==> flow/design.v <==
`timescale 1ns/1ps
module array_mult_top (
    input             clk,
    input      [15:0] a,
    input      [15:0] b,
    output reg [31:0] p
);
    reg  [15:0] a_q, b_q;
    wire [31:0] prod;
    array_multiplier u_mult (
        .in_A(a_q),
        .in_B(b_q),
        .prod_out(prod)
    );
    always @(posedge clk) begin
        a_q <= a;
        b_q <= b;
        p   <= prod;
    end
endmodule

`timescale 1ns/1ps
module array_multiplier (
    input  [15:0] in_A,
    input  [15:0] in_B,
    output [31:0] prod_out
);
    wire [15:0] pp [15:0];   
    genvar i, j;
    generate
        for (i = 0; i < 16; i = i + 1) begin : GEN_PP_ROW
            for (j = 0; j < 16; j = j + 1) begin : GEN_PP_COL
                assign pp[i][j] = in_A[j] & in_B[i];
            end
        end
    endgenerate
    wire [31:0] row_sum [15:0];
    wire [31:0] row_carry [15:0];
    assign row_sum[0]   = {16'b0, pp[0]};
    assign row_carry[0] = 32'b0;
    genvar r;
    generate
        for (r = 1; r < 16; r = r + 1) begin : ADDER_ROWS
            wire [31:0] shifted_pp = { {16 - r{1'b0}}, pp[r], {r{1'b0}} };
            adder32 ADD_STAGE (
                .in_a(row_sum[r-1]),
                .in_b(shifted_pp),
                .cin(1'b0),
                .sum(row_sum[r]),
                .cout(row_carry[r])
            );
        end
    endgenerate
    assign prod_out = row_sum[15];
endmodule
module adder32 (
    input  [31:0] in_a,
    input  [31:0] in_b,
    input         cin,
    output [31:0] sum,
    output        cout
);
    wire [31:0] carry;
    genvar k;
    full_adder FA0 (.a(in_a[0]), .b(in_b[0]), .cin(cin), .sum(sum[0]), .cout(carry[0]));
    generate
        for (k = 1; k < 32; k = k + 1) begin : FA_CHAIN
            full_adder FAi (.a(in_a[k]), .b(in_b[k]), .cin(carry[k-1]), .sum(sum[k]), .cout(carry[k]));
        end
    endgenerate
    assign cout = carry[31];
endmodule
module full_adder (
    input  a,
    input  b,
    input  cin,
    output sum,
    output cout
);
    assign sum  = a ^ b ^ cin;
    assign cout = (a & b) | (b & cin) | (a & cin);
endmodule
Wiki page: array_mult_top / tool data

==> Tool chain data of array_mult_top <==
Module array_mult_top before and after one edit of its RTL, step after step.
Lines under "orig" count in the file above, lines under "edited" in the edited file.
"delta" is "edited" less "orig", of the values as shown; "rel_change_pct" is that difference over "orig", in percent.
Operators carry their Yosys type and port widths (W data, S select, Z words).
{ "inputs": {"top": "array_mult_top", "clock": "clk", "cell_library": "sky130hd", "pvt_corner": "tt_025C_1v80"} }

==> The edit <==
Unified diff, file above to edited file.
A script made this edit. It changes what the design does and was not meant as an optimisation.
begin of diff
@@ -8,9 +8,12 @@
     reg  [15:0] a_q, b_q;
     wire [31:0] prod;
+    wire [31:0] prod_m, prod_s;
     array_multiplier u_mult (
         .in_A(a_q),
         .in_B(b_q),
-        .prod_out(prod)
+        .prod_out(prod_m)
     );
+    array_multiplier u_mult_twin (.in_A(~a_q), .in_B(b_q), .prod_out(prod_s));
+    assign prod = prod_m ^ prod_s;
     always @(posedge clk) begin
         a_q <= a;
@@ -19,5 +22,4 @@
     end
 endmodule
-
 `timescale 1ns/1ps
 module array_multiplier (
end of diff

==> Word-level counts <==
Counts by Yosys on the flattened word-level netlist (proc, flatten, opt, wreduce; memories kept). Register bits leave out memories and registers merged into their read ports (data or address); mux counts leave out enables and synchronous resets folded into registers. Print and check cells are left out. Cells with the same type and inputs are merged into one.
{ "word_totals": {"columns": ["item", "orig", "edited", "delta", "rel_change_pct"], "rows": [
  ["reg_bits", 64, 64, 0, 0.00],
  ["out_inout_bits", 32, 32, 0, 0.00],
  ["word_cells", 1859, 3717, 1858, 99.95]
]} }
{ "classes": {"columns": ["item", "orig", "edited", "delta", "rel_change_pct"], "rows": [
  ["bitwise", 1856, 3714, 1858, 100.11]
]} }
{ "op_table": {"columns": ["op", "orig", "edited", "delta", "rel_change_pct"], "rows": [
  ["$and A1 B1 Y1", 944, 1888, 944, 100.00],
  ["$xor A1 B1 Y1", 464, 928, 464, 100.00],
  ["$or A1 B1 Y1", 448, 896, 448, 100.00],
  ["$not A16 Y16", 0, 1, 1, null],
  ["$xor A32 B32 Y32", 0, 1, 1, null]
]} }

==> Longest topological paths <==
Depth = most cells in a row (Yosys ltp): at word level without a register or memory, in the mapped netlist without a sequential cell, where the memories' decode and read muxes count.
{ "depth": {"columns": ["item", "orig", "edited", "delta", "rel_change_pct"], "rows": [
  ["ltp_word", 116, 118, 2, 1.72],
  ["ABC_AREA", "0", "0", null, null],
  ["depth_mapped", 80, 76, -4, -5.00]
]} }

==> Netlist <==
Yosys stat after the flow's synthesis: flattened, memories mapped to cells. It holds for the ABC_AREA given above (unset counts as 0); a run with the other value may have another netlist.
{ "types": {"columns": ["cell", "orig", "edited", "delta", "rel_change_pct"], "rows": [
  ["sky130_fd_sc_hd__fa_1", 224, 448, 224, 100.00],
  ["sky130_fd_sc_hd__nor2b_1", 0, 194, 194, null],
  ["sky130_fd_sc_hd__inv_1", 88, 214, 126, 143.18],
  ["sky130_fd_sc_hd__clkbuf_1", 0, 50, 50, null],
  ["sky130_fd_sc_hd__nand2b_1", 0, 46, 46, null],
  ["sky130_fd_sc_hd__buf_2", 0, 32, 32, null],
  ["sky130_fd_sc_hd__xor2_1", 0, 31, 31, null],
  ["sky130_fd_sc_hd__buf_6", 21, 1, -20, -95.24],
  ["sky130_fd_sc_hd__ha_1", 16, 32, 16, 100.00],
  ["sky130_fd_sc_hd__and2b_1", 0, 15, 15, null],
  ["sky130_fd_sc_hd__nand2_1", 32, 46, 14, 43.75],
  ["sky130_fd_sc_hd__and2_2", 13, 0, -13, -100.00],
  ["sky130_fd_sc_hd__clkbuf_2", 0, 13, 13, null],
  ["sky130_fd_sc_hd__buf_4", 11, 1, -10, -90.91],
  ["sky130_fd_sc_hd__and2_1", 211, 209, -2, -0.95]
]} }
Unchanged cell types not shown: 1.
{ "synth_totals": {"columns": ["item", "orig", "edited", "delta", "rel_change_pct"], "rows": [
  ["mapped_cells", 680, 1396, 716, 105.29],
  ["area_um2", 8152.8, 15250.9, 7098.1, 87.06],
  ["flip_flops", 64, 64, 0, 0.00],
  ["buffers", 32, 97, 65, 203.12]
]} }
The figures by module come from a second, unflattened synthesis with its own total; it is not the netlist above.
{ "unflattened": {"columns": ["item", "orig", "edited", "delta", "rel_change_pct"], "rows": [
  ["hier_cells", 833, 1650, 817, 98.08],
  ["hier_area_um2", 12792.3, 24643.6, 11851.3, 92.64]
]} }
Each row is one instance without its submodules.
{ "by_module_orig": {"columns": ["mod", "instances", "cells", "mod_area_um2", "seq_area_um2"], "rows": [
  ["full_adder", 480, 1, 20.0, 0.0],
  ["array_multiplier", 1, 289, 1901.8, 0.0],
  ["array_mult_top", 1, 64, 1281.2, 1281.2],
  ["adder32", 15, 0, 0.0, 0.0]
]} }
{ "by_module_edited": {"columns": ["mod", "instances", "cells", "mod_area_um2", "seq_area_um2"], "rows": [
  ["full_adder", 960, 1, 20.0, 0.0],
  ["array_multiplier", 2, 289, 1901.8, 0.0],
  ["array_mult_top", 1, 112, 1621.6, 1281.2],
  ["adder32", 30, 0, 0.0, 0.0]
]} }

==> Timing after synthesis <==
Source: OpenSTA report_checks on the synthesized netlist (no wires, ideal clock, input and output delay 20% of the period each), path of least setup slack; recovery checks are left aside. Register names are those of the netlist, which keeps one name where synthesis merged equal registers.
{ "synth_path": {"columns": ["item", "orig", "edited", "delta", "rel_change_pct"], "rows": [
  ["kind", "reg-to-reg", "reg-to-reg", null, null],
  ["from", "reg b_q[0]", "reg b_q[0]", null, null],
  ["to", "reg p[30]", "reg p[30]", null, null],
  ["clock_period_ns", 20.0, 20.0, 0.0, 0.00],
  ["arrival_ns", 19.377, 20.060, 0.683, 3.52],
  ["required_ns", 19.943, 19.882, -0.061, -0.31],
  ["path_slack_ns", 0.566, -0.178, -0.744, null],
  ["delay_ns", 19.434, 20.178, 0.744, 3.83],
  ["stages", 55, 53, -2, -3.64],
  ["period_less_setup_slack_ns", 19.434, 20.178, 0.744, 3.83]
]} }
"delay_ns" = arrival - input delay + setup time.
"stages": output pins that drive a net of the path, with the launching flip-flop's if there is one; two outputs of one cell count as two.
"period_less_setup_slack_ns" = period - worst setup slack (recovery checks aside). The figure is calculated, with input and output delays left at 20% of the set period.
The rows between start and end are the longest chain of elaborated cells between them; the timing report does not say that the signal goes this way. Where chains are equally long, one stands for them.
A line is the first line of the expression or statement that the cell stems from. Yosys adds cells for indexed reads and writes and turns some case tables into memories.
{ "synth_via_orig": {"path_cell_list": "sky130_fd_sc_hd__dfxtp_1 sky130_fd_sc_hd__buf_6 sky130_fd_sc_hd__and2_1 sky130_fd_sc_hd__ha_1 sky130_fd_sc_hd__inv_1 sky130_fd_sc_hd__fa_1 sky130_fd_sc_hd__fa_1 sky130_fd_sc_hd__inv_1 sky130_fd_sc_hd__fa_1 sky130_fd_sc_hd__fa_1 sky130_fd_sc_hd__fa_1 sky130_fd_sc_hd__fa_1 sky130_fd_sc_hd__fa_1 sky130_fd_sc_hd__fa_1 sky130_fd_sc_hd__fa_1 sky130_fd_sc_hd__fa_1 sky130_fd_sc_hd__fa_1 sky130_fd_sc_hd__fa_1 [... 19 more ...] sky130_fd_sc_hd__fa_1 sky130_fd_sc_hd__fa_1 sky130_fd_sc_hd__fa_1 sky130_fd_sc_hd__fa_1 sky130_fd_sc_hd__fa_1 sky130_fd_sc_hd__fa_1 sky130_fd_sc_hd__fa_1 sky130_fd_sc_hd__fa_1 sky130_fd_sc_hd__fa_1 sky130_fd_sc_hd__fa_1 sky130_fd_sc_hd__fa_1 sky130_fd_sc_hd__fa_1 sky130_fd_sc_hd__fa_1 sky130_fd_sc_hd__fa_1 sky130_fd_sc_hd__fa_1 sky130_fd_sc_hd__inv_1 sky130_fd_sc_hd__fa_1 sky130_fd_sc_hd__inv_1", "elab_chain_len": 114} }
{ "synth_rtl_orig": {"columns": ["item", "line", "rtl"], "rows": [
  ["start, declared", 8, "reg  [15:0] a_q, b_q;"],
  ["start, assigned", 17, "b_q <= b;"],
  ["$and A1 B1 Y1", 33, "assign pp[i][j] = in_A[j] & in_B[i];"],
  ["$and A1 B1 Y1 (2 in a row)", 81, "assign cout = (a & b) | (b & cin) | (a & cin);"],
  ["$or A1 B1 Y1 (2 in a row)", 81, null],
  ["$and A1 B1 Y1", 81, null],
  ["$or A1 B1 Y1 (2 in a row)", 81, null],
  ["$and A1 B1 Y1", 81, null],
  ["$or A1 B1 Y1 (2 in a row)", 81, null],
  ["[... 93 more ...]", null, null],
  ["$and A1 B1 Y1", 81, null],
  ["$or A1 B1 Y1 (2 in a row)", 81, null],
  ["$and A1 B1 Y1", 81, null],
  ["$or A1 B1 Y1 (2 in a row)", 81, null],
  ["$and A1 B1 Y1", 81, null],
  ["$or A1 B1 Y1 (2 in a row)", 81, null],
  ["$xor A1 B1 Y1", 80, "assign sum  = a ^ b ^ cin;"],
  ["end, assigned", 18, "p   <= prod;"],
  ["end, declared", 6, "output reg [31:0] p"]
]} }
{ "synth_via_edited": {"path_cell_list": "sky130_fd_sc_hd__dfxtp_1 sky130_fd_sc_hd__clkbuf_1 sky130_fd_sc_hd__and2b_1 sky130_fd_sc_hd__ha_1 sky130_fd_sc_hd__inv_1 sky130_fd_sc_hd__fa_1 sky130_fd_sc_hd__fa_1 sky130_fd_sc_hd__inv_1 sky130_fd_sc_hd__fa_1 sky130_fd_sc_hd__fa_1 sky130_fd_sc_hd__fa_1 sky130_fd_sc_hd__fa_1 sky130_fd_sc_hd__fa_1 sky130_fd_sc_hd__fa_1 sky130_fd_sc_hd__fa_1 sky130_fd_sc_hd__fa_1 sky130_fd_sc_hd__fa_1 sky130_fd_sc_hd__fa_1 [... 17 more ...] sky130_fd_sc_hd__fa_1 sky130_fd_sc_hd__fa_1 sky130_fd_sc_hd__fa_1 sky130_fd_sc_hd__inv_1 sky130_fd_sc_hd__fa_1 sky130_fd_sc_hd__fa_1 sky130_fd_sc_hd__inv_1 sky130_fd_sc_hd__fa_1 sky130_fd_sc_hd__fa_1 sky130_fd_sc_hd__fa_1 sky130_fd_sc_hd__fa_1 sky130_fd_sc_hd__fa_1 sky130_fd_sc_hd__fa_1 sky130_fd_sc_hd__fa_1 sky130_fd_sc_hd__fa_1 sky130_fd_sc_hd__inv_1 sky130_fd_sc_hd__fa_1 sky130_fd_sc_hd__xor2_1", "elab_chain_len": 115} }
{ "synth_rtl_edited": {"columns": ["item", "line", "rtl"], "rows": [
  ["start, declared", 8, "reg  [15:0] a_q, b_q;"],
  ["start, assigned", 20, "b_q <= b;"],
  ["$and A1 B1 Y1", 35, "assign pp[i][j] = in_A[j] & in_B[i];"],
  ["$and A1 B1 Y1 (2 in a row)", 83, "assign cout = (a & b) | (b & cin) | (a & cin);"],
  ["$or A1 B1 Y1 (2 in a row)", 83, null],
  ["$and A1 B1 Y1", 83, null],
  ["$or A1 B1 Y1 (2 in a row)", 83, null],
  ["$and A1 B1 Y1", 83, null],
  ["$or A1 B1 Y1 (2 in a row)", 83, null],
  ["[... 94 more ...]", null, null],
  ["$or A1 B1 Y1 (2 in a row)", 83, null],
  ["$and A1 B1 Y1", 83, null],
  ["$or A1 B1 Y1 (2 in a row)", 83, null],
  ["$and A1 B1 Y1", 83, null],
  ["$or A1 B1 Y1 (2 in a row)", 83, null],
  ["$xor A1 B1 Y1", 82, "assign sum  = a ^ b ^ cin;"],
  ["$xor A32 B32 Y32", 17, "assign prod = prod_m ^ prod_s;"],
  ["end, assigned", 21, "p   <= prod;"],
  ["end, declared", 6, "output reg [31:0] p"]
]} }

==> Path in the finished layout <==
Path of least setup slack in the final report of the runs of set A (OpenROAD, finished layout, wires in). Where an end is a register, its clock arrival counts in the times.
{ "layout_path": {"columns": ["item", "orig", "edited", "delta", "rel_change_pct"], "rows": [
  ["kind", "reg-to-reg", "reg-to-reg", null, null],
  ["from", "reg b_q[1]", "reg a_q[1]", null, null],
  ["to", "reg p[30]", "reg p[30]", null, null],
  ["clock_period_ns", 19.6, 19.6, 0.0, 0.00],
  ["arrival_ns", 19.51, 19.97, 0.46, 2.36],
  ["required_ns", 19.89, 19.84, -0.05, -0.25],
  ["path_slack_ns", 0.38, -0.14, -0.52, null],
  ["stages", 54, 56, 2, 3.70]
]} }
The rows between start and end are the longest chain of elaborated cells between them; the timing report does not say that the signal goes this way. Where chains are equally long, one stands for them.
{ "layout_via_orig": {"path_cell_list": "sky130_fd_sc_hd__dfxtp_4 sky130_fd_sc_hd__and2_1 sky130_fd_sc_hd__ha_1 sky130_fd_sc_hd__inv_1 sky130_fd_sc_hd__fa_2 sky130_fd_sc_hd__fa_1 sky130_fd_sc_hd__inv_1 sky130_fd_sc_hd__fa_1 sky130_fd_sc_hd__fa_2 sky130_fd_sc_hd__inv_1 sky130_fd_sc_hd__fa_1 sky130_fd_sc_hd__inv_2 sky130_fd_sc_hd__fa_2 sky130_fd_sc_hd__inv_2 sky130_fd_sc_hd__fa_1 sky130_fd_sc_hd__inv_1 sky130_fd_sc_hd__fa_2 sky130_fd_sc_hd__fa_2 [... 18 more ...] sky130_fd_sc_hd__fa_2 sky130_fd_sc_hd__fa_2 sky130_fd_sc_hd__fa_2 sky130_fd_sc_hd__fa_2 sky130_fd_sc_hd__fa_1 sky130_fd_sc_hd__fa_2 sky130_fd_sc_hd__fa_2 sky130_fd_sc_hd__fa_2 sky130_fd_sc_hd__fa_2 sky130_fd_sc_hd__fa_1 sky130_fd_sc_hd__fa_2 sky130_fd_sc_hd__fa_2 sky130_fd_sc_hd__fa_2 sky130_fd_sc_hd__fa_2 sky130_fd_sc_hd__fa_1 sky130_fd_sc_hd__inv_1 sky130_fd_sc_hd__fa_1 sky130_fd_sc_hd__inv_1", "elab_chain_len": 114} }
{ "layout_rtl_orig": {"columns": ["item", "line", "rtl"], "rows": [
  ["start, declared", 8, "reg  [15:0] a_q, b_q;"],
  ["start, assigned", 17, "b_q <= b;"],
  ["$and A1 B1 Y1", 33, "assign pp[i][j] = in_A[j] & in_B[i];"],
  ["$and A1 B1 Y1 (2 in a row)", 81, "assign cout = (a & b) | (b & cin) | (a & cin);"],
  ["$or A1 B1 Y1 (2 in a row)", 81, null],
  ["$and A1 B1 Y1", 81, null],
  ["$or A1 B1 Y1 (2 in a row)", 81, null],
  ["$and A1 B1 Y1", 81, null],
  ["$or A1 B1 Y1 (2 in a row)", 81, null],
  ["[... 93 more ...]", null, null],
  ["$and A1 B1 Y1", 81, null],
  ["$or A1 B1 Y1 (2 in a row)", 81, null],
  ["$and A1 B1 Y1", 81, null],
  ["$or A1 B1 Y1 (2 in a row)", 81, null],
  ["$and A1 B1 Y1", 81, null],
  ["$or A1 B1 Y1 (2 in a row)", 81, null],
  ["$xor A1 B1 Y1", 80, "assign sum  = a ^ b ^ cin;"],
  ["end, assigned", 18, "p   <= prod;"],
  ["end, declared", 6, "output reg [31:0] p"]
]} }
{ "layout_via_edited": {"path_cell_list": "sky130_fd_sc_hd__dfxtp_4 sky130_fd_sc_hd__and2_1 sky130_fd_sc_hd__ha_1 sky130_fd_sc_hd__inv_1 sky130_fd_sc_hd__fa_2 sky130_fd_sc_hd__fa_1 sky130_fd_sc_hd__inv_1 sky130_fd_sc_hd__fa_1 sky130_fd_sc_hd__fa_2 sky130_fd_sc_hd__inv_1 sky130_fd_sc_hd__fa_1 sky130_fd_sc_hd__inv_2 sky130_fd_sc_hd__fa_2 sky130_fd_sc_hd__inv_2 sky130_fd_sc_hd__fa_2 sky130_fd_sc_hd__inv_2 sky130_fd_sc_hd__fa_2 sky130_fd_sc_hd__fa_2 [... 20 more ...] sky130_fd_sc_hd__fa_2 sky130_fd_sc_hd__fa_2 sky130_fd_sc_hd__fa_1 sky130_fd_sc_hd__fa_1 sky130_fd_sc_hd__fa_2 sky130_fd_sc_hd__inv_1 sky130_fd_sc_hd__fa_2 sky130_fd_sc_hd__inv_1 sky130_fd_sc_hd__fa_1 sky130_fd_sc_hd__fa_2 sky130_fd_sc_hd__fa_2 sky130_fd_sc_hd__fa_2 sky130_fd_sc_hd__fa_2 sky130_fd_sc_hd__fa_2 sky130_fd_sc_hd__fa_1 sky130_fd_sc_hd__inv_1 sky130_fd_sc_hd__fa_1 sky130_fd_sc_hd__xor2_1", "elab_chain_len": 116} }
{ "layout_rtl_edited": {"columns": ["item", "line", "rtl"], "rows": [
  ["start, declared", 8, "reg  [15:0] a_q, b_q;"],
  ["start, assigned", 19, "a_q <= a;"],
  ["$not A16 Y16", 16, "array_multiplier u_mult_twin (.in_A(~a_q), .in_B(b_q), .prod_out(prod_s));"],
  ["$and A1 B1 Y1", 35, "assign pp[i][j] = in_A[j] & in_B[i];"],
  ["$and A1 B1 Y1 (2 in a row)", 83, "assign cout = (a & b) | (b & cin) | (a & cin);"],
  ["$or A1 B1 Y1 (2 in a row)", 83, null],
  ["$and A1 B1 Y1", 83, null],
  ["$or A1 B1 Y1 (2 in a row)", 83, null],
  ["$and A1 B1 Y1", 83, null],
  ["[... 96 more ...]", null, null],
  ["$or A1 B1 Y1 (2 in a row)", 83, null],
  ["$and A1 B1 Y1", 83, null],
  ["$or A1 B1 Y1 (2 in a row)", 83, null],
  ["$and A1 B1 Y1", 83, null],
  ["$or A1 B1 Y1 (2 in a row)", 83, null],
  ["$xor A1 B1 Y1", 82, "assign sum  = a ^ b ^ cin;"],
  ["$xor A32 B32 Y32", 17, "assign prod = prod_m ^ prod_s;"],
  ["end, assigned", 21, "p   <= prod;"],
  ["end, declared", 6, "output reg [31:0] p"]
]} }

==> Layout results <==
Runs of the flow (Yosys, OpenROAD) on both versions; the two runs of a pair have the same settings. The constraints put input and output delay at 20% of the set period each and load the outputs with 0.01 pF.
{ "settings_set_A": {"CORE_UTILIZATION": 40, "PLACE_DENSITY": 0.6, "period_ns": 19.6, "CAP_MARGIN": 20, "CORE_MARGIN": 2, "SLEW_MARGIN": 20} }
{ "measured_set_A": {"columns": ["item", "orig", "edited", "delta", "rel_change_pct"], "rows": [
  ["synthesis_area_um2", 8152.8, 15250.9, 7098.1, 87.06],
  ["total_die_area_um2", 21540.0, 39704.5, 18164.5, 84.33],
  ["cell_area_final_um2", 9569.2, 17463.0, 7893.8, 82.49],
  ["fin_util_frac", 0.476, 0.465, -0.011, null],
  ["worstSetupSlack_ns", 0.383, -0.135, -0.518, null],
  ["tns_ns", 0.000, -0.135, -0.135, null],
  ["final_hold_ws_ns", 0.513, 0.385, -0.128, null],
  ["period_less_ws_ns", 19.217, 19.735, 0.518, 2.70]
]} }
"period_less_ws_ns": clock period set for the run, less the worst setup slack. It is reckoned from that one timing run; input and output delays stay at 20% of the period that was set.
